==> flow/design.v <==
`timescale 1ns / 1ps
module display_controller(
	input clk,  
	input rst,
	output hSync, vSync,
	output reg bright,
	output reg[9:0] hCount, 
	output reg [9:0] vCount  
	);
	always @ (posedge clk, posedge rst)
		begin
		if (rst)
			begin
			hCount <= 0;
			vCount <= 0;
			end
		else if (hCount < 10'd799)
			begin
			hCount <= hCount + 1;
			end
		else if (vCount < 10'd524)
			begin
			hCount <= 0;
			vCount <= vCount + 1;
			end
		else
			begin
			hCount <= 0;
			vCount <= 0;
			end
		end
	assign hSync = (hCount < 96) ? 0:1;
	assign vSync = (vCount < 2) ? 0:1;
	always @(posedge clk, posedge rst)
		begin
		if (rst)
			bright <= 0;
		else if(hCount > 10'd143 && hCount < 10'd784 && vCount > 10'd34 && vCount < 10'd516)
			bright <= 1;
		else
			bright <= 0;
		end	
endmodule
`timescale 1ns / 1ps
module game_control(
	input clk,
	input en,  
	input bright,
	input rst,
	input up, input left, input right, input down,
	input [9:0] hCount, vCount,
	output reg [11:0] rgb,
	output reg [3:0] lives 
   );
	wire block_fill;
	wire block_white_fill_2;
	wire block_white_fill_3;
	wire block_white_fill_4;
	wire block_white_fill_5;
	wire block_white_fill_6;
	wire block_white_fill_7;
	wire block_white_fill_8;
	wire block_white_fill_9;
	wire block_white_fill_10;
	wire block_white_fill_11;
	wire block_red_fill_2;
	wire block_red_fill_3;
	wire block_red_fill_4;
	wire block_red_fill_5;
	wire block_red_fill_6;
	wire block_red_fill_7;
	wire block_red_fill_8;
	wire block_red_fill_9;
	wire block_red_fill_10;
	wire block_red_fill_11;
	wire block_blue_fill_2;
	wire block_blue_fill_3;
	wire block_blue_fill_4;
	wire block_blue_fill_5;
	wire block_blue_fill_6;
	wire block_blue_fill_7;
	wire block_blue_fill_8;
	wire block_blue_fill_9;
	wire block_blue_fill_10;
	wire block_blue_fill_11;
	wire ball_fill;
	wire start_screen;
	wire win_screen;
	wire lost_screen;
	reg [1:0] enablewhite2;
	reg [1:0] enablewhite3;
	reg [1:0] enablewhite4;
	reg [1:0] enablewhite5;
	reg [1:0] enablewhite6;
	reg [1:0] enablewhite7;
	reg [1:0] enablewhite8;
	reg [1:0] enablewhite9;
	reg [1:0] enablewhite10;
	reg [1:0] enablewhite11;
	reg [1:0] enablered2;
	reg [1:0] enablered3;
	reg [1:0] enablered4;
	reg [1:0] enablered5;
	reg [1:0] enablered6;
	reg [1:0] enablered7;
	reg [1:0] enablered8;
	reg [1:0] enablered9;
	reg [1:0] enablered10;
	reg [1:0] enablered11;
	reg [1:0] enableblue2;
	reg [1:0] enableblue3;
	reg [1:0] enableblue4;
	reg [1:0] enableblue5;
	reg [1:0] enableblue6;
	reg [1:0] enableblue7;
	reg [1:0] enableblue8;
	reg [1:0] enableblue9;
	reg [1:0] enableblue10;
	reg [1:0] enableblue11;
	reg reg_down;
	reg [9:0] xpos, ypos;
	reg [9:0] xpos2, ypos2;
	reg [1:0] move;
	reg [1:0] ydirection;
	reg [1:0] ydir_b, ydir_n;
	reg ydir_nset;
	reg [1:0] xdirection;
	reg [1:0] xspeed;
	parameter BLACK  = 12'b0000_0000_0000;
	parameter WHITE  = 12'b1111_1111_1111;
	parameter RED    = 12'b1111_0000_0000;
	parameter GREEN  = 12'b0000_1111_0000;
	parameter GREY   = 12'b0101_0101_0101;
	parameter YELLOW = 12'b1111_1111_0000;
	parameter CYAN   = 12'b0000_1111_1111;
	parameter BLUE   = 12'b0000_0000_1111;
	always@ (*) begin
		if(reg_down == 1)
			if(~bright )	 
				rgb = 12'b0000_0000_0000;
			else if (lives < 1 && lost_screen && !(enableblue2 == 0 && enableblue3 == 0 && enableblue4 == 0 && enableblue5 == 0 && enableblue6 == 0 && enableblue7 == 0 
			&& enableblue8 == 0 && enableblue9 == 0 && enableblue10 == 0 && enableblue11 == 0 && enablered2 == 0 && enablered3 == 0 && enablered4 == 0 
			&& enablered5 == 0 && enablered6 == 0 && enablered7 == 0 && enablered8 == 0 && enablered9 == 0 && enablered10 == 0 && enablered11 == 0 &&
			enablewhite2 == 0 && enablewhite3 == 0 && enablewhite4 == 0 && enablewhite5 == 0 && enablewhite6 == 0 && enablewhite7 == 0 && enablewhite8 == 0 && 
			enablewhite9 == 0 && enablewhite10 == 0 && enablewhite11 == 0))
				rgb = RED;
			else if (lives >= 1 && block_fill && !(enableblue2 == 0 && enableblue3 == 0 && enableblue4 == 0 && enableblue5 == 0 && enableblue6 == 0 && enableblue7 == 0 
			&& enableblue8 == 0 && enableblue9 == 0 && enableblue10 == 0 && enableblue11 == 0 && enablered2 == 0 && enablered3 == 0 && enablered4 == 0 
			&& enablered5 == 0 && enablered6 == 0 && enablered7 == 0 && enablered8 == 0 && enablered9 == 0 && enablered10 == 0 && enablered11 == 0 &&
			enablewhite2 == 0 && enablewhite3 == 0 && enablewhite4 == 0 && enablewhite5 == 0 && enablewhite6 == 0 && enablewhite7 == 0 && enablewhite8 == 0 && 
			enablewhite9 == 0 && enablewhite10 == 0 && enablewhite11 == 0)) 
				rgb = GREY; 
			else if (lives >= 1 && block_white_fill_2 || block_white_fill_3 || block_white_fill_4 || block_white_fill_5 || block_white_fill_6 || block_white_fill_7|| 
			block_white_fill_8 || block_white_fill_9 || block_white_fill_10 || block_white_fill_11) 
				rgb = WHITE; 
			else if (lives >= 1 && block_red_fill_2 || block_red_fill_3 || block_red_fill_4 || block_red_fill_5 || block_red_fill_6 || block_red_fill_7|| 
			block_red_fill_8 || block_red_fill_9 || block_red_fill_10 || block_red_fill_11)
				rgb = RED; 
			else if (lives >= 1 && block_blue_fill_2 || block_blue_fill_3 || block_blue_fill_4 || block_blue_fill_5 || block_blue_fill_6 || block_blue_fill_7|| 
			block_blue_fill_8 || block_blue_fill_9 || block_blue_fill_10 || block_blue_fill_11)
				rgb = BLUE;
			else if (lives >= 1 && ball_fill && !(enableblue2 == 0 && enableblue3 == 0 && enableblue4 == 0 && enableblue5 == 0 && enableblue6 == 0 && enableblue7 == 0 
			&& enableblue8 == 0 && enableblue9 == 0 && enableblue10 == 0 && enableblue11 == 0 && enablered2 == 0 && enablered3 == 0 && enablered4 == 0 
			&& enablered5 == 0 && enablered6 == 0 && enablered7 == 0 && enablered8 == 0 && enablered9 == 0 && enablered10 == 0 && enablered11 == 0 &&
			enablewhite2 == 0 && enablewhite3 == 0 && enablewhite4 == 0 && enablewhite5 == 0 && enablewhite6 == 0 && enablewhite7 == 0 && enablewhite8 == 0 && 
			enablewhite9 == 0 && enablewhite10 == 0 && enablewhite11 == 0))
				rgb = CYAN;
			else if(lives >= 1 && enableblue2 == 0 && enableblue3 == 0 && enableblue4 == 0 && enableblue5 == 0 && enableblue6 == 0 && enableblue7 == 0 
			&& enableblue8 == 0 && enableblue9 == 0 && enableblue10 == 0 && enableblue11 == 0 && enablered2 == 0 && enablered3 == 0 && enablered4 == 0 
			&& enablered5 == 0 && enablered6 == 0 && enablered7 == 0 && enablered8 == 0 && enablered9 == 0 && enablered10 == 0 && enablered11 == 0 &&
			enablewhite2 == 0 && enablewhite3 == 0 && enablewhite4 == 0 && enablewhite5 == 0 && enablewhite6 == 0 && enablewhite7 == 0 && enablewhite8 == 0 && 
			enablewhite9 == 0 && enablewhite10 == 0 && enablewhite11 == 0 && win_screen)
				rgb = GREEN;
			else	
				rgb= BLACK;	
		else
		  if(~bright )	 
		      rgb = 12'b0000_0000_0000;
		  else if (start_screen)
		      rgb = YELLOW;
		  else
		      rgb = BLACK;
	end
	assign block_fill= vCount>=(ypos-5) && vCount<=(ypos+5) && hCount>=(xpos-50) && hCount<=(xpos+50);
	assign start_screen = ((hCount>= 10'd148) && (hCount <= 10'd776)) && ((vCount >= 10'd40) && (vCount <= 10'd600));
	assign win_screen = ((hCount>= 10'd148) && (hCount <= 10'd776)) && ((vCount >= 10'd40) && (vCount <= 10'd600));
	assign lost_screen = ((hCount>= 10'd148) && (hCount <= 10'd776)) && ((vCount >= 10'd40) && (vCount <= 10'd600));
	assign block_white_fill_2= ((hCount>= 10'd148) && (hCount <= 10'd209)) && ((vCount >= 10'd40) && (vCount <= 10'd90) && (enablewhite2)) ? 1 : 0;
	assign block_white_fill_3= ((hCount>= 10'd211) && (hCount <= 10'd272)) && ((vCount >= 10'd40) && (vCount <= 10'd90) && (enablewhite3)) ? 1 : 0;
	assign block_white_fill_4= ((hCount>= 10'd274) && (hCount <= 10'd335)) && ((vCount >= 10'd40) && (vCount <= 10'd90) && (enablewhite4)) ? 1 : 0;
	assign block_white_fill_5= ((hCount>= 10'd337) && (hCount <= 10'd398)) && ((vCount >= 10'd40) && (vCount <= 10'd90) && (enablewhite5)) ? 1 : 0;
	assign block_white_fill_6= ((hCount>= 10'd400) && (hCount <= 10'd461)) && ((vCount >= 10'd40) && (vCount <= 10'd90) && (enablewhite6)) ? 1 : 0;
	assign block_white_fill_7= ((hCount>= 10'd463) && (hCount <= 10'd524)) && ((vCount >= 10'd40) && (vCount <= 10'd90) && (enablewhite7)) ? 1 : 0;
	assign block_white_fill_8= ((hCount>= 10'd526) && (hCount <= 10'd587)) && ((vCount >= 10'd40) && (vCount <= 10'd90) && (enablewhite8)) ? 1 : 0;
	assign block_white_fill_9= ((hCount>= 10'd589) && (hCount <= 10'd650)) && ((vCount >= 10'd40) && (vCount <= 10'd90) && (enablewhite9)) ? 1 : 0;
	assign block_white_fill_10= ((hCount>= 10'd652) && (hCount <= 10'd713)) && ((vCount >= 10'd40) && (vCount <= 10'd90) && (enablewhite10)) ? 1 : 0;
	assign block_white_fill_11= ((hCount>= 10'd715) && (hCount <= 10'd776)) && ((vCount >= 10'd40) && (vCount <= 10'd90) && (enablewhite11)) ? 1 : 0;
	assign block_red_fill_2= ((hCount>= 10'd148) && (hCount <= 10'd209)) && ((vCount >= 10'd91) && (vCount <= 10'd141) && (enablered2)) ? 1 : 0;
	assign block_red_fill_3= ((hCount>= 10'd211) && (hCount <= 10'd272)) && ((vCount >= 10'd91) && (vCount <= 10'd141) && (enablered3)) ? 1 : 0;
	assign block_red_fill_4= ((hCount>= 10'd274) && (hCount <= 10'd335)) && ((vCount >= 10'd91) && (vCount <= 10'd141) && (enablered4)) ? 1 : 0;
	assign block_red_fill_5= ((hCount>= 10'd337) && (hCount <= 10'd398)) && ((vCount >= 10'd91) && (vCount <= 10'd141) && (enablered5)) ? 1 : 0;
	assign block_red_fill_6= ((hCount>= 10'd400) && (hCount <= 10'd461)) && ((vCount >= 10'd91) && (vCount <= 10'd141) && (enablered6)) ? 1 : 0;
	assign block_red_fill_7= ((hCount>= 10'd463) && (hCount <= 10'd524)) && ((vCount >= 10'd91) && (vCount <= 10'd141) && (enablered7)) ? 1 : 0;
	assign block_red_fill_8= ((hCount>= 10'd526) && (hCount <= 10'd587)) && ((vCount >= 10'd91) && (vCount <= 10'd141) && (enablered8)) ? 1 : 0;
	assign block_red_fill_9= ((hCount>= 10'd589) && (hCount <= 10'd650)) && ((vCount >= 10'd91) && (vCount <= 10'd141) && (enablered9)) ? 1 : 0;
	assign block_red_fill_10= ((hCount>= 10'd652) && (hCount <= 10'd713)) && ((vCount >= 10'd91) && (vCount <= 10'd141) && (enablered10)) ? 1 : 0;
	assign block_red_fill_11= ((hCount>= 10'd715) && (hCount <= 10'd776)) && ((vCount >= 10'd91) && (vCount <= 10'd141) && (enablered11)) ? 1 : 0;
	assign block_blue_fill_2= ((hCount>= 10'd148) && (hCount <= 10'd209)) && ((vCount >= 10'd142) && (vCount <= 10'd192) && (enableblue2)) ? 1 : 0;
	assign block_blue_fill_3= ((hCount>= 10'd211) && (hCount <= 10'd272)) && ((vCount >= 10'd142) && (vCount <= 10'd192) && (enableblue3)) ? 1 : 0;
	assign block_blue_fill_4= ((hCount>= 10'd274) && (hCount <= 10'd335)) && ((vCount >= 10'd142) && (vCount <= 10'd192) && (enableblue4)) ? 1 : 0;
	assign block_blue_fill_5= ((hCount>= 10'd337) && (hCount <= 10'd398)) && ((vCount >= 10'd142) && (vCount <= 10'd192) && (enableblue5)) ? 1 : 0;
	assign block_blue_fill_6= ((hCount>= 10'd400) && (hCount <= 10'd461)) && ((vCount >= 10'd142) && (vCount <= 10'd192) && (enableblue6)) ? 1 : 0;
	assign block_blue_fill_7= ((hCount>= 10'd463) && (hCount <= 10'd524)) && ((vCount >= 10'd142) && (vCount <= 10'd192) && (enableblue7)) ? 1 : 0;
	assign block_blue_fill_8= ((hCount>= 10'd526) && (hCount <= 10'd587)) && ((vCount >= 10'd142) && (vCount <= 10'd192) && (enableblue8)) ? 1 : 0;
	assign block_blue_fill_9= ((hCount>= 10'd589) && (hCount <= 10'd650)) && ((vCount >= 10'd142) && (vCount <= 10'd192) && (enableblue9)) ? 1 : 0;
	assign block_blue_fill_10= ((hCount>= 10'd652) && (hCount <= 10'd713)) && ((vCount >= 10'd142) && (vCount <= 10'd192) && (enableblue10)) ? 1 : 0;
	assign block_blue_fill_11= ((hCount>= 10'd715) && (hCount <= 10'd776)) && ((vCount >= 10'd142) && (vCount <= 10'd192) && (enableblue11)) ? 1 : 0;
	assign ball_fill =  (vCount>=(ypos2) && vCount<=(ypos2) && hCount>=(xpos2-10) && hCount<=(xpos2+10) || 
	                     vCount>=(ypos2-1) && vCount<=(ypos2+1) && hCount>=(xpos2-10) && hCount<=(xpos2+10)||
						 vCount>=(ypos2-2) && vCount<=(ypos2+2) && hCount>=(xpos2-10) && hCount<=(xpos2+10)|| 
	                     vCount>=(ypos2-3) && vCount<=(ypos2+3) && hCount>=(xpos2-8) && hCount<=(xpos2+8)||
						 vCount>=(ypos2-4) && vCount<=(ypos2+4) && hCount>=(xpos2-8) && hCount<=(xpos2+8) ||
	                     vCount>=(ypos2-5) && vCount<=(ypos2+5) && hCount>=(xpos2-6) && hCount<=(xpos2+6) ||
						 vCount>=(ypos2-6) && vCount<=(ypos2+6) && hCount>=(xpos2-6) && hCount<=(xpos2+6) ||
	                     vCount>=(ypos2-7) && vCount<=(ypos2+7) && hCount>=(xpos2-4) && hCount<=(xpos2+4)||
						 vCount>=(ypos2-7) && vCount<=(ypos2+7) && hCount>=(xpos2-4) && hCount<=(xpos2+4)||
	                     vCount>=(ypos2-8) && vCount<=(ypos2+8) && hCount>=(xpos2-2) && hCount<=(xpos2+2) ||
	                     vCount>=(ypos2-9) && vCount<=(ypos2+9) && hCount>=(xpos2-1) && hCount<=(xpos2+1));
	always@ (posedge clk, posedge rst)
		begin
			if(rst)
			begin
				reg_down <= 0;
				move <= 0;
			end	
		    else if (en && down) 
				reg_down <= 1;
			else if(en && up && reg_down == 1)
				move <=1;
		end
	always@(posedge clk, posedge rst) 
	begin
		if(rst)
			begin 
				lives <= 3'd3;
				enablewhite2 <= 1;
				enablewhite3 <= 1;
				enablewhite4 <= 1;
				enablewhite5 <= 1;
				enablewhite6 <= 1;
				enablewhite7 <= 1;
				enablewhite8 <= 1;
				enablewhite9 <= 1;
				enablewhite10 <= 1;
				enablewhite11 <= 1;
				enablered2 <= 1;
				enablered3 <= 1;
				enablered4 <= 1;
				enablered5 <= 1;
				enablered6 <= 1;
				enablered7 <= 1;
				enablered8 <= 1;
				enablered9 <= 1;
				enablered10 <= 1;
				enablered11 <= 1;
				enableblue2 <= 1;
				enableblue3 <= 1;
				enableblue4 <= 1;
				enableblue5 <= 1;
				enableblue6 <= 1;
				enableblue7 <= 1;
				enableblue8 <= 1;
				enableblue9 <= 1;
				enableblue10 <= 1;
				enableblue11 <= 1;
				xpos <= 450;
				ypos <= 470;
				xpos2 <= 450;
				ypos2 <= 456;
				ydirection <= 1;
				xdirection <= 2;
				xspeed <= 0;
			end
		else if (en && reg_down == 1)
			begin
			ydir_b = ydirection;
			ydir_n = ydirection;
			ydir_nset = 1'b0;
			if ((ypos2 + 4 > 465) && (ypos2 + 4 < 467) && ydir_b == 0) 
				begin
					if ((xpos2 >= xpos - 50) && (xpos2 <= xpos + 50))
						begin ydir_n = 1; ydir_nset = 1'b1; end
					if ((xpos2 >= xpos - 1) && (xpos2 <= xpos + 1))
						begin
							xdirection <= 2;
							xspeed <= 0;
						end
					if ((xpos2 >= xpos - 50) && (xpos2 <= xpos -27))
						begin
							xdirection <= 0;
							xspeed <= 2;
						end
					if ((xpos2 >= xpos - 26) && (xpos2 <= xpos - 2))
						begin
							xdirection <= 0;
							xspeed <= 1;
						end
					if ((xpos2 >= xpos + 2) && (xpos2 <= xpos + 26))
						begin
							xdirection <= 1;
							xspeed <= 1;
						end
					if ((xpos2 >= xpos + 27) && (xpos2 <= xpos +50))
					begin
						xdirection <= 1;
						xspeed <= 2;
					end
			end
			begin
				if ((ypos2 - 4 <= 192))
					begin
						if ((xpos2 - 10 >= 148) && (xpos2 + 10 <= 210) && (enableblue2))
						begin
							enableblue2 <= 0;
							ydir_b = 0;
						end
						if ((xpos2 - 10 >= 211) && (xpos2 + 10 <= 273) && (enableblue3))
						begin
							enableblue3 <= 0;
							ydir_b = 0;
						end
						if ((xpos2 - 10 >= 274) && (xpos2 + 10 <= 336) && (enableblue4))
						begin
							enableblue4 <= 0;
							ydir_b = 0;
						end
						if ((xpos2 - 10 >= 337) && (xpos2 + 10 <= 399) && (enableblue5))
						begin
							enableblue5 <= 0;
							ydir_b = 0;
						end
						if ((xpos2 - 10 >= 400) && (xpos2 + 10 <= 462) && (enableblue6))
						begin
							enableblue6 <= 0;
							ydir_b = 0;
						end
						if ((xpos2 - 10 >= 461) && (xpos2 + 10 <= 525) && (enableblue7))
						begin
							enableblue7 <= 0;
							ydir_b = 0;
						end
						if ((xpos2 - 10 >= 526) && (xpos2 + 10 <= 588) && (enableblue8))
						begin
							enableblue8 <= 0;
							ydir_b = 0;
						end
						if ((xpos2 - 10 >= 589) && (xpos2 + 10 <= 651) && (enableblue9))
						begin
							enableblue9 <= 0;
							ydir_b = 0;
						end
						if ((xpos2 - 10 >= 652) && (xpos2 + 10 <= 714) && (enableblue10))
						begin
							enableblue10 <= 0;
							ydir_b = 0;
						end
						if ((xpos2 - 10 >= 715) && (xpos2 + 10 <= 778) && (enableblue11))
						begin
							enableblue11 <= 0;
							ydir_b = 0;
						end
					end
			end
			begin
				if ((ypos2 + 4 <= 146) && (ypos2 + 4 >= 142) && (ydir_b == 0))
					begin
						if ((xpos2 - 10 >= 148) && (xpos2 + 10 <= 210) && (enableblue2))
						begin
							enableblue2 <= 0;
							ydir_b = 1;
						end
						if ((xpos2 - 10 >= 211) && (xpos2 + 10 <= 273) && (enableblue3))
						begin
							enableblue3 <= 0;
							ydir_b = 1;
						end
						if ((xpos2 - 10 >= 274) && (xpos2 + 10 <= 336) && (enableblue4))
						begin
							enableblue4 <= 0;
							ydir_b = 1;
						end
						if ((xpos2 - 10 >= 337) && (xpos2 + 10 <= 399) && (enableblue5))
						begin
							enableblue5 <= 0;
							ydir_b = 1;
						end
						if ((xpos2 - 10 >= 400) && (xpos2 + 10 <= 462) && (enableblue6))
						begin
							enableblue6 <= 0;
							ydir_b = 1;
						end
						if ((xpos2 - 10 >= 463) && (xpos2 + 10 <= 525) && (enableblue7))
						begin
							enableblue7 <= 0;
							ydir_b = 1;
						end
						if ((xpos2 - 10 >= 526) && (xpos2 + 10 <= 588) && (enableblue8))
						begin
							enableblue8 <= 0;
							ydir_b = 1;
						end
						if ((xpos2 - 10 >= 589) && (xpos2 + 10 <= 651) && (enableblue9))
						begin
							enableblue9 <= 0;
							ydir_b = 1;
						end
						if ((xpos2 - 10 >= 652) && (xpos2 + 10 <= 714) && (enableblue10))
						begin
							enableblue10 <= 0;
							ydir_b = 1;
						end
						if ((xpos2 - 10 >= 715) && (xpos2 + 10 <= 776) && (enableblue11))
						begin
							enableblue11 <= 0;
							ydir_b = 1;
						end
					end
			end
			begin
				if ((ypos2 - 4 <= 192) && (ypos2 - 4 >= 142))
					begin
						if ((xpos2 - 10 >= 205) && (xpos2 - 10 <= 209) && (enableblue2))
						begin
							enableblue2 <= 0;
							xdirection <= 1;
						end
						if ((xpos2 + 10 >= 148) && (xpos2 + 10 <= 152) && (enableblue2))
						begin
							enableblue2 <= 0;
							xdirection <= 0;
						end
						if ((xpos2 - 10 >= 268) && (xpos2 - 10 <= 272) && (enableblue3))
						begin
							enableblue3 <= 0;
							xdirection <= 1;
						end
						if ((xpos2 + 10 >= 211) && (xpos2 + 10 <= 215) && (enableblue3))
						begin
							enableblue3 <= 0;
							xdirection <= 0;
						end
						if ((xpos2 - 10 >= 331) && (xpos2 - 10 <= 335) && (enableblue4))
						begin
							enableblue4 <= 0;
							xdirection <= 1;
						end
						if ((xpos2 + 10 >= 274) && (xpos2 + 10 <= 278) && (enableblue4))
						begin
							enableblue4 <= 0;
							xdirection <= 0;
						end
						if ((xpos2 - 10 >= 394) && (xpos2 - 10 <= 398) && (enableblue5))
						begin
							enableblue5 <= 0;
							xdirection <= 1;
						end
						if ((xpos2 + 10 >= 337) && (xpos2 + 10 <= 341) && (enableblue5))
						begin
							enableblue5 <= 0;
							xdirection <= 0;
						end
						if ((xpos2 - 10 >= 457) && (xpos2 - 10 <= 461) && (enableblue6))
						begin
							enableblue6 <= 0;
							xdirection <= 1;
						end
						if ((xpos2 + 10 >= 400) && (xpos2 + 10 <= 404) && (enableblue6))
						begin
							enableblue6 <= 0;
							xdirection <= 0;
						end
						if ((xpos2 - 10 >= 520) && (xpos2 - 10 <= 524) && (enableblue7))
						begin
							enableblue7 <= 0;
							xdirection <= 1;
						end
						if ((xpos2 + 10 >= 463) && (xpos2 + 10 <= 467) && (enableblue7))
						begin
							enableblue7 <= 0;
							xdirection <= 0;
						end
						if ((xpos2 - 10 >= 583) && (xpos2 - 10 <= 587) && (enableblue8))
						begin
							enableblue8 <= 0;
							xdirection <= 1;
						end
						if ((xpos2 + 10 >= 526) && (xpos2 + 10 <= 530) && (enableblue8))
						begin
							enableblue8 <= 0;
							xdirection <= 0;
						end
						if ((xpos2 - 10 >= 646) && (xpos2 - 10 <= 650) && (enableblue9))
						begin
							enableblue9 <= 0;
							xdirection <= 1;
						end
						if ((xpos2 + 10 >= 589) && (xpos2 + 10 <= 593) && (enableblue9))
						begin
							enableblue9 <= 0;
							xdirection <= 0;
						end
						if ((xpos2 - 10 >= 709) && (xpos2 - 10 <= 713) && (enableblue10))
						begin
							enableblue10 <= 0;
							xdirection <= 1;
						end
						if ((xpos2 + 10 >= 652) && (xpos2 + 10 <= 656) && (enableblue10))
						begin
							enableblue10 <= 0;
							xdirection <= 0;
						end
						if ((xpos2 - 10 >= 772) && (xpos2 - 10 <= 776) && (enableblue11))
						begin
							enableblue11 <= 0;
							xdirection <= 1;
						end
						if ((xpos2 + 10 >= 715) && (xpos2 + 10 <= 719) && (enableblue11))
						begin
							enableblue11 <= 0;
							xdirection <= 0;
						end
					end
			end
			begin
				if ((ypos2 - 4 <= 141))
					begin
						if ((xpos2 - 10 >= 148) && (xpos2 + 10 <= 210) && (enablered2))
						begin
							enablered2 <= 0;
							ydir_b = 0;
						end
						if ((xpos2 - 10 >= 211) && (xpos2 + 10 <= 273) && (enablered3))
						begin
							enablered3 <= 0;
							ydir_b = 0;
						end
						if ((xpos2 - 10 >= 274) && (xpos2 + 10 <= 336) && (enablered4))
						begin
							enablered4 <= 0;
							ydir_b = 0;
						end
						if ((xpos2 - 10 >= 337) && (xpos2 + 10 <= 399) && (enablered5))
						begin
							enablered5 <= 0;
							ydir_b = 0;
						end
						if ((xpos2 - 10 >= 400) && (xpos2 + 10 <= 462) && (enablered6))
						begin
							enablered6 <= 0;
							ydir_b = 0;
						end
						if ((xpos2 - 10 >= 463) && (xpos2 + 10 <= 525) && (enablered7))
						begin
							enablered7 <= 0;
							ydir_b = 0;
						end
						if ((xpos2 - 10 >= 526) && (xpos2 + 10 <= 588) && (enablered8))
						begin
							enablered8 <= 0;
							ydir_b = 0;
						end
						if ((xpos2 - 10 >= 589) && (xpos2 + 10 <= 651) && (enablered9))
						begin
							enablered9 <= 0;
							ydir_b = 0;
						end
						if ((xpos2 - 10 >= 652) && (xpos2 + 10 <= 714) && (enablered10))
						begin
							enablered10 <= 0;
							ydir_b = 0;
						end
						if ((xpos2 - 10 >= 715) && (xpos2 + 10 <= 778) && (enablered11))
						begin
							enablered11 <= 0;
							ydir_b = 0;
						end
					end
			end	
			begin
				if ((ypos2 + 4 <= 92) && ydir_b == 0)
					begin
						if ((xpos2 - 10 >= 148) && (xpos2 + 10 <= 210) && (enablered2))
						begin
							enablered2 <= 0;
							ydir_b = 1;
						end
						if ((xpos2 - 10 >= 211) && (xpos2 + 10 <= 273) && (enablered3))
						begin
							enablered3 <= 0;
							ydir_b = 1;
						end
						if ((xpos2 - 10 >= 274) && (xpos2 + 10 <= 336) && (enablered4))
						begin
							enablered4 <= 0;
							ydir_b = 1;
						end
						if ((xpos2 - 10 >= 337) && (xpos2 + 10 <= 399) && (enablered5))
						begin
							enablered5 <= 0;
							ydir_b = 1;
						end
						if ((xpos2 - 10 >= 400) && (xpos2 + 10 <= 462) && (enablered6))
						begin
							enablered6 <= 0;
							ydir_b = 1;
						end
						if ((xpos2 - 10 >= 463) && (xpos2 + 10 <= 525) && (enablered7))
						begin
							enablered7 <= 0;
							ydir_b = 1;
						end
						if ((xpos2 - 10 >= 526) && (xpos2 + 10 <= 588) && (enablered8))
						begin
							enablered8 <= 0;
							ydir_b = 1;
						end
						if ((xpos2 - 10 >= 589) && (xpos2 + 10 <= 651) && (enablered9))
						begin
							enablered9 <= 0;
							ydir_b = 1;
						end
						if ((xpos2 - 10 >= 652) && (xpos2 + 10 <= 714) && (enablered10))
						begin
							enablered10 <= 0;
							ydir_b = 1;
						end
						if ((xpos2 - 10 >= 715) && (xpos2 + 10 <= 778) && (enablered11))
						begin
							enablered11 <= 0;
							ydir_b = 1;
						end
					end
			end	
			begin
				if ((ypos2 - 4 <= 141) && (ypos2 - 4 >= 91))
					begin
						if ((xpos2 - 10 >= 205) && (xpos2 - 10 <= 209) && (enablered2))
						begin
							enablered2 <= 0;
							xdirection <= 1;
						end
						if ((xpos2 + 10 >= 148) && (xpos2 + 10 <= 152) && (enablered2))
						begin
							enablered2 <= 0;
							xdirection <= 0;
						end
						if ((xpos2 - 10 >= 268) && (xpos2 - 10 <= 272) && (enablered3))
						begin
							enablered3 <= 0;
							xdirection <= 1;
						end
						if ((xpos2 + 10 >= 211) && (xpos2 + 10 <= 215) && (enablered3))
						begin
							enablered3 <= 0;
							xdirection <= 0;
						end
						if ((xpos2 - 10 >= 331) && (xpos2 - 10 <= 335) && (enablered4))
						begin
							enablered4 <= 0;
							xdirection <= 1;
						end
						if ((xpos2 + 10 >= 274) && (xpos2 + 10 <= 278) && (enablered4))
						begin
							enablered4 <= 0;
							xdirection <= 0;
						end
						if ((xpos2 - 10 >= 394) && (xpos2 - 10 <= 398) && (enablered5))
						begin
							enablered5 <= 0;
							xdirection <= 1;
						end
						if ((xpos2 + 10 >= 337) && (xpos2 + 10 <= 341) && (enablered5))
						begin
							enablered5 <= 0;
							xdirection <= 0;
						end
						if ((xpos2 - 10 >= 457) && (xpos2 - 10 <= 461) && (enablered6))
						begin
							enablered6 <= 0;
							xdirection <= 1;
						end
						if ((xpos2 + 10 >= 400) && (xpos2 + 10 <= 404) && (enablered6))
						begin
							enablered6 <= 0;
							xdirection <= 0;
						end
						if ((xpos2 - 10 >= 520) && (xpos2 - 10 <= 524) && (enablered7))
						begin
							enablered7 <= 0;
							xdirection <= 1;
						end
						if ((xpos2 + 10 >= 463) && (xpos2 + 10 <= 467) && (enablered7))
						begin
							enablered7 <= 0;
							xdirection <= 0;
						end
						if ((xpos2 - 10 >= 583) && (xpos2 - 10 <= 587) && (enablered8))
						begin
							enablered8 <= 0;
							xdirection <= 1;
						end
						if ((xpos2 + 10 >= 526) && (xpos2 + 10 <= 530) && (enablered8))
						begin
							enablered8 <= 0;
							xdirection <= 0;
						end
						if ((xpos2 - 10 >= 646) && (xpos2 - 10 <= 650) && (enablered9))
						begin
							enablered9 <= 0;
							xdirection <= 1;
						end
						if ((xpos2 + 10 >= 589) && (xpos2 + 10 <= 593) && (enablered9))
						begin
							enablered9 <= 0;
							xdirection <= 0;
						end
						if ((xpos2 - 10 >= 709) && (xpos2 - 10 <= 713) && (enablered10))
						begin
							enablered10 <= 0;
							xdirection <= 1;
						end
						if ((xpos2 + 10 >= 652) && (xpos2 + 10 <= 656) && (enablered10))
						begin
							enablered10 <= 0;
							xdirection <= 0;
						end
						if ((xpos2 - 10 >= 772) && (xpos2 - 10 <= 776) && (enablered11))
						begin
							enablered11 <= 0;
							xdirection <= 1;
						end
						if ((xpos2 + 10 >= 715) && (xpos2 + 10 <= 719) && (enablered11))
						begin
							enablered11 <= 0;
							xdirection <= 0;
						end
					end
			end
			begin
				if ((ypos2 - 4 <= 90))
					begin
						if ((xpos2 - 10 >= 148) && (xpos2 + 10 <= 210) && (enablewhite2))
						begin
							enablewhite2 <= 0;
							ydir_b = 0;
						end
						if ((xpos2 - 10 >= 211) && (xpos2 + 10 <= 273) && (enablewhite3))
						begin
							enablewhite3 <= 0;
							ydir_b = 0;
						end
						if ((xpos2 - 10 >= 274) && (xpos2 + 10 <= 336) && (enablewhite4))
						begin
							enablewhite4 <= 0;
							ydir_b = 0;
						end
						if ((xpos2 - 10 >= 337) && (xpos2 + 10 <= 399) && (enablewhite5))
						begin
							enablewhite5 <= 0;
							ydir_b = 0;
						end
						if ((xpos2 - 10 >= 400) && (xpos2 + 10 <= 462) && (enablewhite6))
						begin
							enablewhite6 <= 0;
							ydir_b = 0;
						end
						if ((xpos2 - 10 >= 463) && (xpos2 + 10 <= 525) && (enablewhite7))
						begin
							enablewhite7 <= 0;
							ydir_b = 0;
						end
						if ((xpos2 - 10 >= 526) && (xpos2 + 10 <= 588) && (enablewhite8))
						begin
							enablewhite8 <= 0;
							ydir_b = 0;
						end
						if ((xpos2 - 10 >= 589) && (xpos2 + 10 <= 651) && (enablewhite9))
						begin
							enablewhite9 <= 0;
							ydir_b = 0;
						end
						if ((xpos2 - 10 >= 652) && (xpos2 + 10 <= 714) && (enablewhite10))
						begin
							enablewhite10 <= 0;
							ydir_b = 0;
						end
						if ((xpos2 - 10 >= 715) && (xpos2 + 10 <= 778) && (enablewhite11))
						begin
							enablewhite11 <= 0;
							ydir_b = 0;
						end
					end
			end
			begin
				if ((ypos2 - 4 <= 90) && (ypos2 - 4 >= 40))
					begin
						if ((xpos2 - 10 >= 205) && (xpos2 - 10 <= 209) && (enablewhite2))
						begin
							enablewhite2 <= 0;
							xdirection <= 1;
						end
						if ((xpos2 + 10 >= 148) && (xpos2 + 10 <= 152) && (enablewhite2))
						begin
							enablewhite2 <= 0;
							xdirection <= 0;
						end
						if ((xpos2 - 10 >= 268) && (xpos2 - 10 <= 272) && (enablewhite3))
						begin
							enablewhite3 <= 0;
							xdirection <= 1;
						end
						if ((xpos2 + 10 >= 211) && (xpos2 + 10 <= 215) && (enablewhite3))
						begin
							enablewhite3 <= 0;
							xdirection <= 0;
						end
						if ((xpos2 - 10 >= 331) && (xpos2 - 10 <= 335) && (enablewhite4))
						begin
							enablewhite4 <= 0;
							xdirection <= 1;
						end
						if ((xpos2 + 10 >= 274) && (xpos2 + 10 <= 278) && (enablewhite4))
						begin
							enablewhite4 <= 0;
							xdirection <= 0;
						end
						if ((xpos2 - 10 >= 394) && (xpos2 - 10 <= 398) && (enablewhite5))
						begin
							enablewhite5 <= 0;
							xdirection <= 1;
						end
						if ((xpos2 + 10 >= 337) && (xpos2 + 10 <= 341) && (enablewhite5))
						begin
							enablewhite5 <= 0;
							xdirection <= 0;
						end
						if ((xpos2 - 10 >= 457) && (xpos2 - 10 <= 461) && (enablewhite6))
						begin
							enablewhite6 <= 0;
							xdirection <= 1;
						end
						if ((xpos2 + 10 >= 400) && (xpos2 + 10 <= 404) && (enablewhite6))
						begin
							enablewhite6 <= 0;
							xdirection <= 0;
						end
						if ((xpos2 - 10 >= 520) && (xpos2 - 10 <= 524) && (enablewhite7))
						begin
							enablewhite7 <= 0;
							xdirection <= 1;
						end
						if ((xpos2 + 10 >= 463) && (xpos2 + 10 <= 467) && (enablewhite7))
						begin
							enablewhite7 <= 0;
							xdirection <= 0;
						end
						if ((xpos2 - 10 >= 583) && (xpos2 - 10 <= 587) && (enablewhite8))
						begin
							enablewhite8 <= 0;
							xdirection <= 1;
						end
						if ((xpos2 + 10 >= 526) && (xpos2 + 10 <= 530) && (enablewhite8))
						begin
							enablewhite8 <= 0;
							xdirection <= 0;
						end
						if ((xpos2 - 10 >= 646) && (xpos2 - 10 <= 650) && (enablewhite9))
						begin
							enablewhite9 <= 0;
							xdirection <= 1;
						end
						if ((xpos2 + 10 >= 589) && (xpos2 + 10 <= 593) && (enablewhite9))
						begin
							enablewhite9 <= 0;
							xdirection <= 0;
						end
						if ((xpos2 - 10 >= 709) && (xpos2 - 10 <= 713) && (enablewhite10))
						begin
							enablewhite10 <= 0;
							xdirection <= 1;
						end
						if ((xpos2 + 10 >= 652) && (xpos2 + 10 <= 656) && (enablewhite10))
						begin
							enablewhite10 <= 0;
							xdirection <= 0;
						end
						if ((xpos2 - 10 >= 772) && (xpos2 - 10 <= 776) && (enablewhite11))
						begin
							enablewhite11 <= 0;
							xdirection <= 1;
						end
						if ((xpos2 + 10 >= 715) && (xpos2 + 10 <= 719) && (enablewhite11))
						begin
							enablewhite11 <= 0;
							xdirection <= 0;
						end
					end
			end
		if ((ypos2 - 4 <= 41) && (ydir_b)) 
			begin ydir_n = 0; ydir_nset = 1'b1; end
		if ((xpos2 - 5 <= 147) && (xdirection == 0)) 
			xdirection <= 1;
		if ((xpos2 + 5 >= 777) && (xdirection == 1)) 
			xdirection <= 0;
		if(move && ypos2 <= 475)
			begin
				if (ydir_b == 1)
					ypos2 <= ypos2 - 2;
				else if (ydir_b == 0)
					ypos2 <= ypos2 + 2;
				else if (ydir_b == 2)
					ypos2 <= ypos2 - 1;
				if (xdirection == 0)
				begin
					if (xspeed == 2)
					begin
						if( xpos2 - 4 >= 148)
							xpos2 <= xpos2 - 4;
					end
					else if (xspeed == 1)
					begin
						if( xpos2 - 2 >= 148)
							xpos2 <= xpos2 - 2;
					end
				end
				else if (xdirection == 1)
				begin
					if (xspeed == 2)
					begin
						if( xpos2 + 4 <= 776)
							xpos2 <= xpos2 + 4;
					end
					else if (xspeed == 1)
					begin
						if( xpos2 + 2 <= 776)
							xpos2 <= xpos2 + 2;
					end
				end
				else if (xdirection == 2)
				begin
					xpos2 <= xpos2;
				end
			end
		else if (ypos2 >= 471)
			begin 
				lives <= lives - 3'd1;
				if (ypos2 >= 472)
					begin
						xpos <= 450;
						ypos <= 470;
						xpos2 <= 450;
						ypos2 <= 456;
						begin ydir_n = 1; ydir_nset = 1'b1; end
						xdirection <= 2;
					end
			end
		if(right) 
			begin
				xpos<=xpos+4;  
				if(xpos>=730)  
					xpos<=730;
			end
		else if(left) 
			begin
				xpos<=xpos-4;
				if(xpos<=200)
					xpos<=200;
			end
			ydirection <= ydir_nset ? ydir_n : ydir_b;
		end
	end
endmodule
module display_lives(
	input clk,
	input[3:0] displayNumber,
	output reg [3:0] anode,
	output reg [6:0] ssdOut	
    );
	reg [20:0] refresh;
	reg [3:0] LEDNumber;
	wire [1:0] LEDCounter;
	always @ (posedge clk)
	begin
		refresh <= refresh + 21'd1;
	end
	assign LEDCounter = refresh[20:19];
	always @ (*)
	 begin
		begin
			anode = 4'b1110;
			LEDNumber = displayNumber;
		end	
	end
	always @ (*)
    begin
        case (LEDNumber)
        4'd0: ssdOut = 7'b0000001;     
        4'd1: ssdOut = 7'b1001111; 
        4'd2: ssdOut = 7'b0010010; 
        4'd3: ssdOut = 7'b0000110;  
        default: ssdOut = 7'b0000110; 
        endcase
    end
endmodule
`timescale 1ns / 1ps
module vga_top(
	input ClkPort,
	input BtnC,
	input BtnU,
	input BtnD,
	input BtnR,
	input BtnL,
	input MoveTick,  
	output hSync, vSync,
	output [3:0] vgaR, vgaG, vgaB,
	output An0, An1, An2, An3, An4, An5, An6, An7,
	output Ca, Cb, Cc, Cd, Ce, Cf, Cg, Dp,
	output MemOE, MemWR, RamCS, QuadSpiFlashCS
	);
	wire Reset;
	assign Reset=BtnC;
	wire bright;
	wire[9:0] hc, vc;
	wire[3:0] lives;
	wire [6:0] ssdOut;
	wire [3:0] anode;
	wire [11:0] rgb;
	display_controller dc(.clk(ClkPort), .rst(Reset), .hSync(hSync), .vSync(vSync), .bright(bright), .hCount(hc), .vCount(vc));
	game_control sc(.clk(ClkPort), .en(MoveTick), .bright(bright), .rst(BtnC), .up(BtnU), .down(BtnD),.left(BtnL),.right(BtnR),.hCount(hc), .vCount(vc), .rgb(rgb), .lives(lives));
	display_lives cnt(.clk(ClkPort), .displayNumber(lives), .anode(anode), .ssdOut(ssdOut));
	assign vgaR = rgb[11 : 8];
	assign vgaG = rgb[7  : 4];
	assign vgaB = rgb[3  : 0];
	assign {MemOE, MemWR, RamCS, QuadSpiFlashCS} = 4'b1111;
	assign {An7, An6, An5, An4, An3, An2, An1, An0} = {4'b1111, anode};
	assign {Ca, Cb, Cc, Cd, Ce, Cf, Cg} = ssdOut[6 : 0];
	assign Dp = 1'b1;  
endmodule
Ticket comment

Step by step through the tools: vga_top --
Module vga_top before and after one edit of its RTL, step after step. Lines under "original" count in the file above, lines under "edited" in the edited file. "change" is "edited" less "original", of the values as shown; "relative change" is that difference over "original", in percent. Operators: Yosys type, input widths -> output width; for muxes data width and select width s. Library cell names are shortened. Not given: n/a
Inputs: design top vga_top, clock ClkPort, library sky130hd, library corner tt_025C_1v80

Diff --
Unified diff, file above to edited file. The edited RTL no longer does the same as the RTL above: the edit was made by script, with no optimisation intended.
begin of diff
@@ -49,5 +49,5 @@
 	input rst,
 	input up, input left, input right, input down,
-	input [9:0] hCount, vCount,
+	input [4:0] hCount, vCount,
 	output reg [11:0] rgb,
 	output reg [3:0] lives 
end of diff

Word-level counts --
Yosys after proc, flatten, opt, wreduce and memory -nomap, before mapping. Memory bits, and registers merged into a memory's read port (data or address), are not among the register bits. Print and check cells are not counted. Equal cells are merged and count once.
Storage and ports:
- bits in registers | original 123, edited 123, change 0, relative change 0.00%
Cells by class:
- add/sub/neg operators | original 47, edited 47, change 0, relative change 0.00%
- $lt $le $gt $ge | original 168, edited 168, change 0, relative change 0.00%
- reductions and logical operators | original 412, edited 412, change 0, relative change 0.00%
- bitwise operators | original 2, edited 2, change 0, relative change 0.00%
- mux-type cells | original 412, edited 412, change 0, relative change 0.00%
- eq/ne operators | original 16, edited 16, change 0, relative change 0.00%
Operator list:
- $ge 10x32->1 | original 21, edited 5, change -16, relative change -76.19%
- $le 10x32->1 | original 21, edited 5, change -16, relative change -76.19%
- $ge 5x32->1 | original 0, edited 16, change +16
- $le 5x32->1 | original 0, edited 16, change +16
- $le 10x10->1 const B | original 6, edited 0, change -6, relative change -100.00%
- $le 5x10->1 const B | original 0, edited 6, change +6
- $ge 10x9->1 const B | original 7, edited 2, change -5, relative change -71.43%
- $le 10x9->1 const B | original 6, edited 1, change -5, relative change -83.33%
- $ge 5x9->1 const B | original 0, edited 5, change +5
- $le 5x9->1 const B | original 0, edited 5, change +5
- $ge 10x10->1 const B | original 5, edited 1, change -4, relative change -80.00%
- $ge 5x10->1 const B | original 0, edited 4, change +4
- $le 10x8->1 const B | original 4, edited 1, change -3, relative change -75.00%
- $ge 10x8->1 const B | original 3, edited 0, change -3, relative change -100.00%
- $ge 5x8->1 const B | original 0, edited 3, change +3
- $le 5x8->1 const B | original 0, edited 3, change +3
- $ge 10x10->1 | original 1, edited 0, change -1, relative change -100.00%
- $ge 10x6->1 const B | original 1, edited 0, change -1, relative change -100.00%
- $ge 10x7->1 const B | original 1, edited 0, change -1, relative change -100.00%
- $le 10x10->1 | original 1, edited 0, change -1, relative change -100.00%
- $le 10x7->1 const B | original 1, edited 0, change -1, relative change -100.00%
- $ge 5x10->1 | original 0, edited 1, change +1
- $ge 5x6->1 const B | original 0, edited 1, change +1
- $ge 5x7->1 const B | original 0, edited 1, change +1
- $le 5x10->1 | original 0, edited 1, change +1
- $le 5x7->1 const B | original 0, edited 1, change +1
- $mux 2 | original 334, edited 334, change 0, relative change 0.00%
- $logic_and 1x1->1 | original 203, edited 203, change 0, relative change 0.00%
Not every row of either side is listed.

Longest topological paths --
Longest topological path by Yosys (ltp), each cell counted once; first at word level (registers and memories cut), then after technology mapping (sequential cells cut; the memories' decode and read muxes count).
Logic depth:
- depth after elaboration | original 77, edited 77, change 0, relative change 0.00%
- ABC_AREA | original 0, edited 0
- gate-level depth with buffers | original 22, edited 21, change -1, relative change -4.55%
- gate-level depth less buffers | original 21, edited 20, change -1, relative change -4.76%

Synthesis result --
The flow's flattened synthesis, as Yosys stat reports it; memories are mapped. The netlist is that of the ABC_AREA named above (0 if unset); the other value can give another one.
Synthesis totals:
- cell area after synthesis (um^2) | original 22914.5, edited 18489.0, change -4425.5, relative change -19.31%
- flip-flop cells | original 120, edited 120, change 0, relative change 0.00%
- sequential part of the area (um^2) | original 3059.2, edited 3059.2, change 0.0, relative change 0.00%
- cell count | original 3012, edited 2498, change -514, relative change -17.07%
Cell types:
- ha_1 | original 377, edited 204, change -173, relative change -45.89%
- xnor2_1 | original 207, edited 120, change -87, relative change -42.03%
- nand2_1 | original 281, edited 214, change -67, relative change -23.84%
- a21oi_1 | original 200, edited 158, change -42, relative change -21.00%
- a21o_1 | original 93, edited 57, change -36, relative change -38.71%
- nor2_1 | original 265, edited 245, change -20, relative change -7.55%
- inv_1 | original 90, edited 70, change -20, relative change -22.22%
- o21a_1 | original 41, edited 21, change -20, relative change -48.78%
- nor3_1 | original 76, edited 95, change +19, relative change +25.00%
- xor2_1 | original 13, edited 32, change +19, relative change +146.15%
- and2_1 | original 63, edited 49, change -14, relative change -22.22%
- a22oi_1 | original 23, edited 13, change -10, relative change -43.48%
- a2111oi_0 | original 18, edited 8, change -10, relative change -55.56%
- or3_1 | original 15, edited 25, change +10, relative change +66.67%
- o22ai_1 | original 31, edited 22, change -9, relative change -29.03%
- o221a_2 | original 2, edited 11, change +9, relative change +450.00%
- o21ai_0 | original 158, edited 150, change -8, relative change -5.06%
- a31oi_1 | original 34, edited 42, change +8, relative change +23.53%
Not every row of either side is listed. By module: a second synthesis without flattening, with its own total; a netlist apart from the flattened one above.
Second synthesis, totals:
- cells (unflattened synthesis) | original 2980, edited 2510, change -470, relative change -15.77%
- area total of the unflattened synthesis (um^2) | original 22885.7, edited 18372.6, change -4513.1, relative change -19.72%
Rows give one instance, submodules left out.
By module, original:
- game_control | area 21561.9 um^2, cells 2834, times used 1
- display_controller | area 1162.4 um^2, cells 123, times used 1
- display_lives | area 90.1 um^2, cells 13, times used 1
- vga_top | area 71.3 um^2, cells 10, times used 1
By module, edited:
- game_control | area 17048.9 um^2, cells 2364, times used 1
- display_controller | area 1162.4 um^2, cells 123, times used 1
- display_lives | area 90.1 um^2, cells 13, times used 1
- vga_top | area 71.3 um^2, cells 10, times used 1

Timing after synthesis --
Path of least setup slack by OpenSTA after synthesis, without wires, with an ideal clock, recovery checks aside; 20% of the period is set as input and as output delay. Where synthesis merged equal registers, the netlist keeps one of their names.
Timing path after synthesis:
- kind | original register to output, edited register to output
- start | original register sc.xpos2[2], edited register sc.xpos2[1]
- end | original output vgaG[2], edited output vgaB[1]
- path slack (ns) | original 5.129, edited 4.564, change -0.565
- delay of the path (ns) | original 4.471, edited 5.036, change +0.565, relative change +12.64%
- arrival (ns) | original 4.471, edited 5.036, change +0.565, relative change +12.64%
- clock period (ns) | original 12.0, edited 12.0, change 0.0, relative change 0.00%
- buffers on the path | original 4, edited 6, change +2, relative change +50.00%
- required time (ns) | original 9.600, edited 9.600, change 0.000, relative change 0.00%
- driving pins on the path | original 21, edited 20, change -1, relative change -4.76%
- synthesis period reached (ns) | original 6.871, edited 7.436, change +0.565, relative change +8.22%
"delay of the path" is the arrival time less input delay plus setup time. A path that ends at an output port has no setup time. "driving pins on the path" counts driving pins, that of a launching flip-flop among them; a cell with two outputs on the path counts twice. "synthesis period reached" is the clock period less the worst setup slack; recovery checks do not enter. This is arithmetic on one report: input and output delays are still those of the set period (20% each). Between the ends stands the longest chain of elaborated cells between them, by number of cells; it is not shown to be the way that was timed. Of several equally long chains one is given. Each line given opens the expression or statement behind the cell; cells for indexed reads and writes are added by Yosys, which also makes memories of some case tables. At most two assigning lines are given for a register; there are more.
On the way, after synthesis, original: path through dfrtp_1 > clkbuf_1 > inv_1 > ha_1 > clkbuf_1 > clkbuf_1 > inv_1 > ha_1 > a21oi_1 > o21bai_1 > a21o_1 > a21o_1 > a21oi_1 > nor2b_1 > o21ai_0 > a21oi_1 > o32a_1 > a21o_1 > and3_1 > a22oi_1 > buf_4, length of the longest elaborated chain 24
Ends and longest elaborated chain, after synthesis, original:
- start: declaration | line 122 | reg [9:0] xpos2, ypos2;
- start: assignment | line 928 | xpos2 <= xpos2 - 4;
- start: assignment | line 933 | xpos2 <= xpos2 - 2;
- $sub 10x4->11 | line 218 | assign ball_fill = (vCount>=(ypos2) && vCount<=(ypos2) && hCount>=(xpos2-10) && hCount<=(xpos2+10) ||
- $ge 10x32->1 | line 218
- $logic_and 1x1->1 x2 | line 218
- $logic_or 1x1->1 x10 | line 218
- $logic_and 1x1->1 x2 | line 162 | else if (lives >= 1 && ball_fill && !(enableblue2 == 0 && enableblue3 == 0 && enableblue4 == 0 && enableblue5 ...
- $mux 12 | line 162
- $mux 12 | line 159 | else if (lives >= 1 && block_blue_fill_2 || block_blue_fill_3 || block_blue_fill_4 || block_blue_fill_5 || blo ...
- $mux 12 | line 156 | else if (lives >= 1 && block_red_fill_2 || block_red_fill_3 || block_red_fill_4 || block_red_fill_5 || block_r ...
- $mux 12 | line 153 | else if (lives >= 1 && block_white_fill_2 || block_white_fill_3 || block_white_fill_4 || block_white_fill_5 || ...
- $mux 12 | line 147 | else if (lives >= 1 && block_fill && !(enableblue2 == 0 && enableblue3 == 0 && enableblue4 == 0 && enableblue5 ...
- $mux 12 | line 141 | else if (lives < 1 && lost_screen && !(enableblue2 == 0 && enableblue3 == 0 && enableblue4 == 0 && enableblue5 ...
- $mux 12 | line 139 | if(~bright )
- $mux 12 | line 138 | if(reg_down == 1)
- end: declaration | line 1025 | output [3:0] vgaR, vgaG, vgaB,
Nets of the timed path that keep an RTL name, with a line that drives or declares them; the list need not be complete.
Named nets, after synthesis, original (line):
- vgaG[0] | 138
On the way, after synthesis, edited: path through dfstp_2 > buf_6 > clkbuf_1 > clkbuf_1 > clkinv_1 > ha_1 > clkbuf_1 > clkbuf_1 > inv_1 > ha_1 > a21o_1 > a21o_1 > a21oi_1 > a41oi_1 > nand4_1 > o311ai_0 > a211o_1 > o311a_1 > a221oi_1 > buf_4, length of the longest elaborated chain 24
Ends and longest elaborated chain, after synthesis, edited:
- start: declaration | line 122 | reg [9:0] xpos2, ypos2;
- start: assignment | line 928 | xpos2 <= xpos2 - 4;
- start: assignment | line 933 | xpos2 <= xpos2 - 2;
- $sub 10x4->11 | line 218 | assign ball_fill = (vCount>=(ypos2) && vCount<=(ypos2) && hCount>=(xpos2-10) && hCount<=(xpos2+10) ||
- $ge 5x32->1 | line 218
- $logic_and 1x1->1 x2 | line 218
- $logic_or 1x1->1 x10 | line 218
- $logic_and 1x1->1 x2 | line 162 | else if (lives >= 1 && ball_fill && !(enableblue2 == 0 && enableblue3 == 0 && enableblue4 == 0 && enableblue5 ...
- $mux 12 | line 162
- $mux 12 | line 159 | else if (lives >= 1 && block_blue_fill_2 || block_blue_fill_3 || block_blue_fill_4 || block_blue_fill_5 || blo ...
- $mux 12 | line 156 | else if (lives >= 1 && block_red_fill_2 || block_red_fill_3 || block_red_fill_4 || block_red_fill_5 || block_r ...
- $mux 12 | line 153 | else if (lives >= 1 && block_white_fill_2 || block_white_fill_3 || block_white_fill_4 || block_white_fill_5 || ...
- $mux 12 | line 147 | else if (lives >= 1 && block_fill && !(enableblue2 == 0 && enableblue3 == 0 && enableblue4 == 0 && enableblue5 ...
- $mux 12 | line 141 | else if (lives < 1 && lost_screen && !(enableblue2 == 0 && enableblue3 == 0 && enableblue4 == 0 && enableblue5 ...
- $mux 12 | line 139 | if(~bright )
- $mux 12 | line 138 | if(reg_down == 1)
- end: declaration | line 1025 | output [3:0] vgaR, vgaG, vgaB,
Named nets, after synthesis, edited (line):
- vgaB[0] | 138

Timing after layout --
From the final timing report of the runs of set A: the path of least setup slack in the routed layout; clock arrival at registers is part of the times.
Timing path post-layout:
- kind | original register to output, edited register to output
- start | original register sc.xpos2[1], edited register sc.xpos2[1]
- end | original output vgaB[2], edited output vgaG[1]
- clock period (ns) | original 9.52, edited 9.52, change 0.00, relative change 0.00%
- path slack (ns) | original 1.09, edited 2.07, change +0.98
- arrival (ns) | original 6.53, edited 5.54, change -0.99, relative change -15.16%
- required time (ns) | original 7.62, edited 7.62, change 0.00, relative change 0.00%
- driving pins on the path | original 18, edited 15, change -3, relative change -16.67%
- buffers on the path | original 2, edited 3, change +1, relative change +50.00%
Between the ends stands the longest chain of elaborated cells between them, by number of cells; it is not shown to be the way that was timed. Of several equally long chains one is given. At most two assigning lines are given for a register; there are more.
On the way, post-layout, original: path through dfstp_2 > inv_1 > ha_1 > ha_1 > a21o_1 > a21o_1 > a21o_1 > a21o_1 > a21o_1 > a2111oi_0 > nor3_1 > and4_1 > a2111oi_1 > buf_4 > a21oi_1 > o21ai_0 > a31oi_1 > clkdlybuf4s50_1, length of the longest elaborated chain 24
Ends and longest elaborated chain, post-layout, original:
- start: declaration | line 122 | reg [9:0] xpos2, ypos2;
- start: assignment | line 928 | xpos2 <= xpos2 - 4;
- start: assignment | line 933 | xpos2 <= xpos2 - 2;
- $sub 10x4->11 | line 218 | assign ball_fill = (vCount>=(ypos2) && vCount<=(ypos2) && hCount>=(xpos2-10) && hCount<=(xpos2+10) ||
- $ge 10x32->1 | line 218
- $logic_and 1x1->1 x2 | line 218
- $logic_or 1x1->1 x10 | line 218
- $logic_and 1x1->1 x2 | line 162 | else if (lives >= 1 && ball_fill && !(enableblue2 == 0 && enableblue3 == 0 && enableblue4 == 0 && enableblue5 ...
- $mux 12 | line 162
- $mux 12 | line 159 | else if (lives >= 1 && block_blue_fill_2 || block_blue_fill_3 || block_blue_fill_4 || block_blue_fill_5 || blo ...
- $mux 12 | line 156 | else if (lives >= 1 && block_red_fill_2 || block_red_fill_3 || block_red_fill_4 || block_red_fill_5 || block_r ...
- $mux 12 | line 153 | else if (lives >= 1 && block_white_fill_2 || block_white_fill_3 || block_white_fill_4 || block_white_fill_5 || ...
- $mux 12 | line 147 | else if (lives >= 1 && block_fill && !(enableblue2 == 0 && enableblue3 == 0 && enableblue4 == 0 && enableblue5 ...
- $mux 12 | line 141 | else if (lives < 1 && lost_screen && !(enableblue2 == 0 && enableblue3 == 0 && enableblue4 == 0 && enableblue5 ...
- $mux 12 | line 139 | if(~bright )
- $mux 12 | line 138 | if(reg_down == 1)
- end: declaration | line 1025 | output [3:0] vgaR, vgaG, vgaB,
On the way, post-layout, edited: path through dfstp_2 > buf_4 > ha_1 > xnor2_1 > inv_1 > ha_1 > a21o_1 > a21oi_1 > or4_1 > nor3_1 > a21oi_1 > o311a_1 > a221oi_1 > buf_4 > clkdlybuf4s50_1, length of the longest elaborated chain 24
Ends and longest elaborated chain, post-layout, edited:
- start: declaration | line 122 | reg [9:0] xpos2, ypos2;
- start: assignment | line 928 | xpos2 <= xpos2 - 4;
- start: assignment | line 933 | xpos2 <= xpos2 - 2;
- $sub 10x4->11 | line 218 | assign ball_fill = (vCount>=(ypos2) && vCount<=(ypos2) && hCount>=(xpos2-10) && hCount<=(xpos2+10) ||
- $ge 5x32->1 | line 218
- $logic_and 1x1->1 x2 | line 218
- $logic_or 1x1->1 x10 | line 218
- $logic_and 1x1->1 x2 | line 162 | else if (lives >= 1 && ball_fill && !(enableblue2 == 0 && enableblue3 == 0 && enableblue4 == 0 && enableblue5 ...
- $mux 12 | line 162
- $mux 12 | line 159 | else if (lives >= 1 && block_blue_fill_2 || block_blue_fill_3 || block_blue_fill_4 || block_blue_fill_5 || blo ...
- $mux 12 | line 156 | else if (lives >= 1 && block_red_fill_2 || block_red_fill_3 || block_red_fill_4 || block_red_fill_5 || block_r ...
- $mux 12 | line 153 | else if (lives >= 1 && block_white_fill_2 || block_white_fill_3 || block_white_fill_4 || block_white_fill_5 || ...
- $mux 12 | line 147 | else if (lives >= 1 && block_fill && !(enableblue2 == 0 && enableblue3 == 0 && enableblue4 == 0 && enableblue5 ...
- $mux 12 | line 141 | else if (lives < 1 && lost_screen && !(enableblue2 == 0 && enableblue3 == 0 && enableblue4 == 0 && enableblue5 ...
- $mux 12 | line 139 | if(~bright )
- $mux 12 | line 138 | if(reg_down == 1)
- end: declaration | line 1025 | output [3:0] vgaR, vgaG, vgaB,

Layout results --
Both versions went through the flow (Yosys, OpenROAD) with the same settings in each pair. Constraints: input delay and output delay 20% of the set period each, output load 0.01 pF.
Flow settings, set A: CORE_UTILIZATION 40, PLACE_DENSITY 0.6, period_ns 9.52, CAP_MARGIN 20, CORE_MARGIN 2, SLEW_MARGIN 20
Measured results, set A:
- utilization (%) | original 43.1, edited 43.3, change +0.2
- synthesis area (um^2) | original 22914.5, edited 18489.0, change -4425.5, relative change -19.31%
- area inside the die boundary (um^2) | original 59216.8, edited 47958.8, change -11258.0, relative change -19.01%
- worst setup slack after layout (ns) | original 1.085, edited 2.071, change +0.986
- lowest hold slack (ns) | original 0.463, edited 0.441, change -0.022
- summed negative setup slack (ns) | original 0.000, edited 0.000, change 0.000
- power consumption (W) | original 0.005534, edited 0.006296, change +0.000762, relative change +13.77%
"power consumption": no workload was simulated; the value follows from the tool's default switching activity.
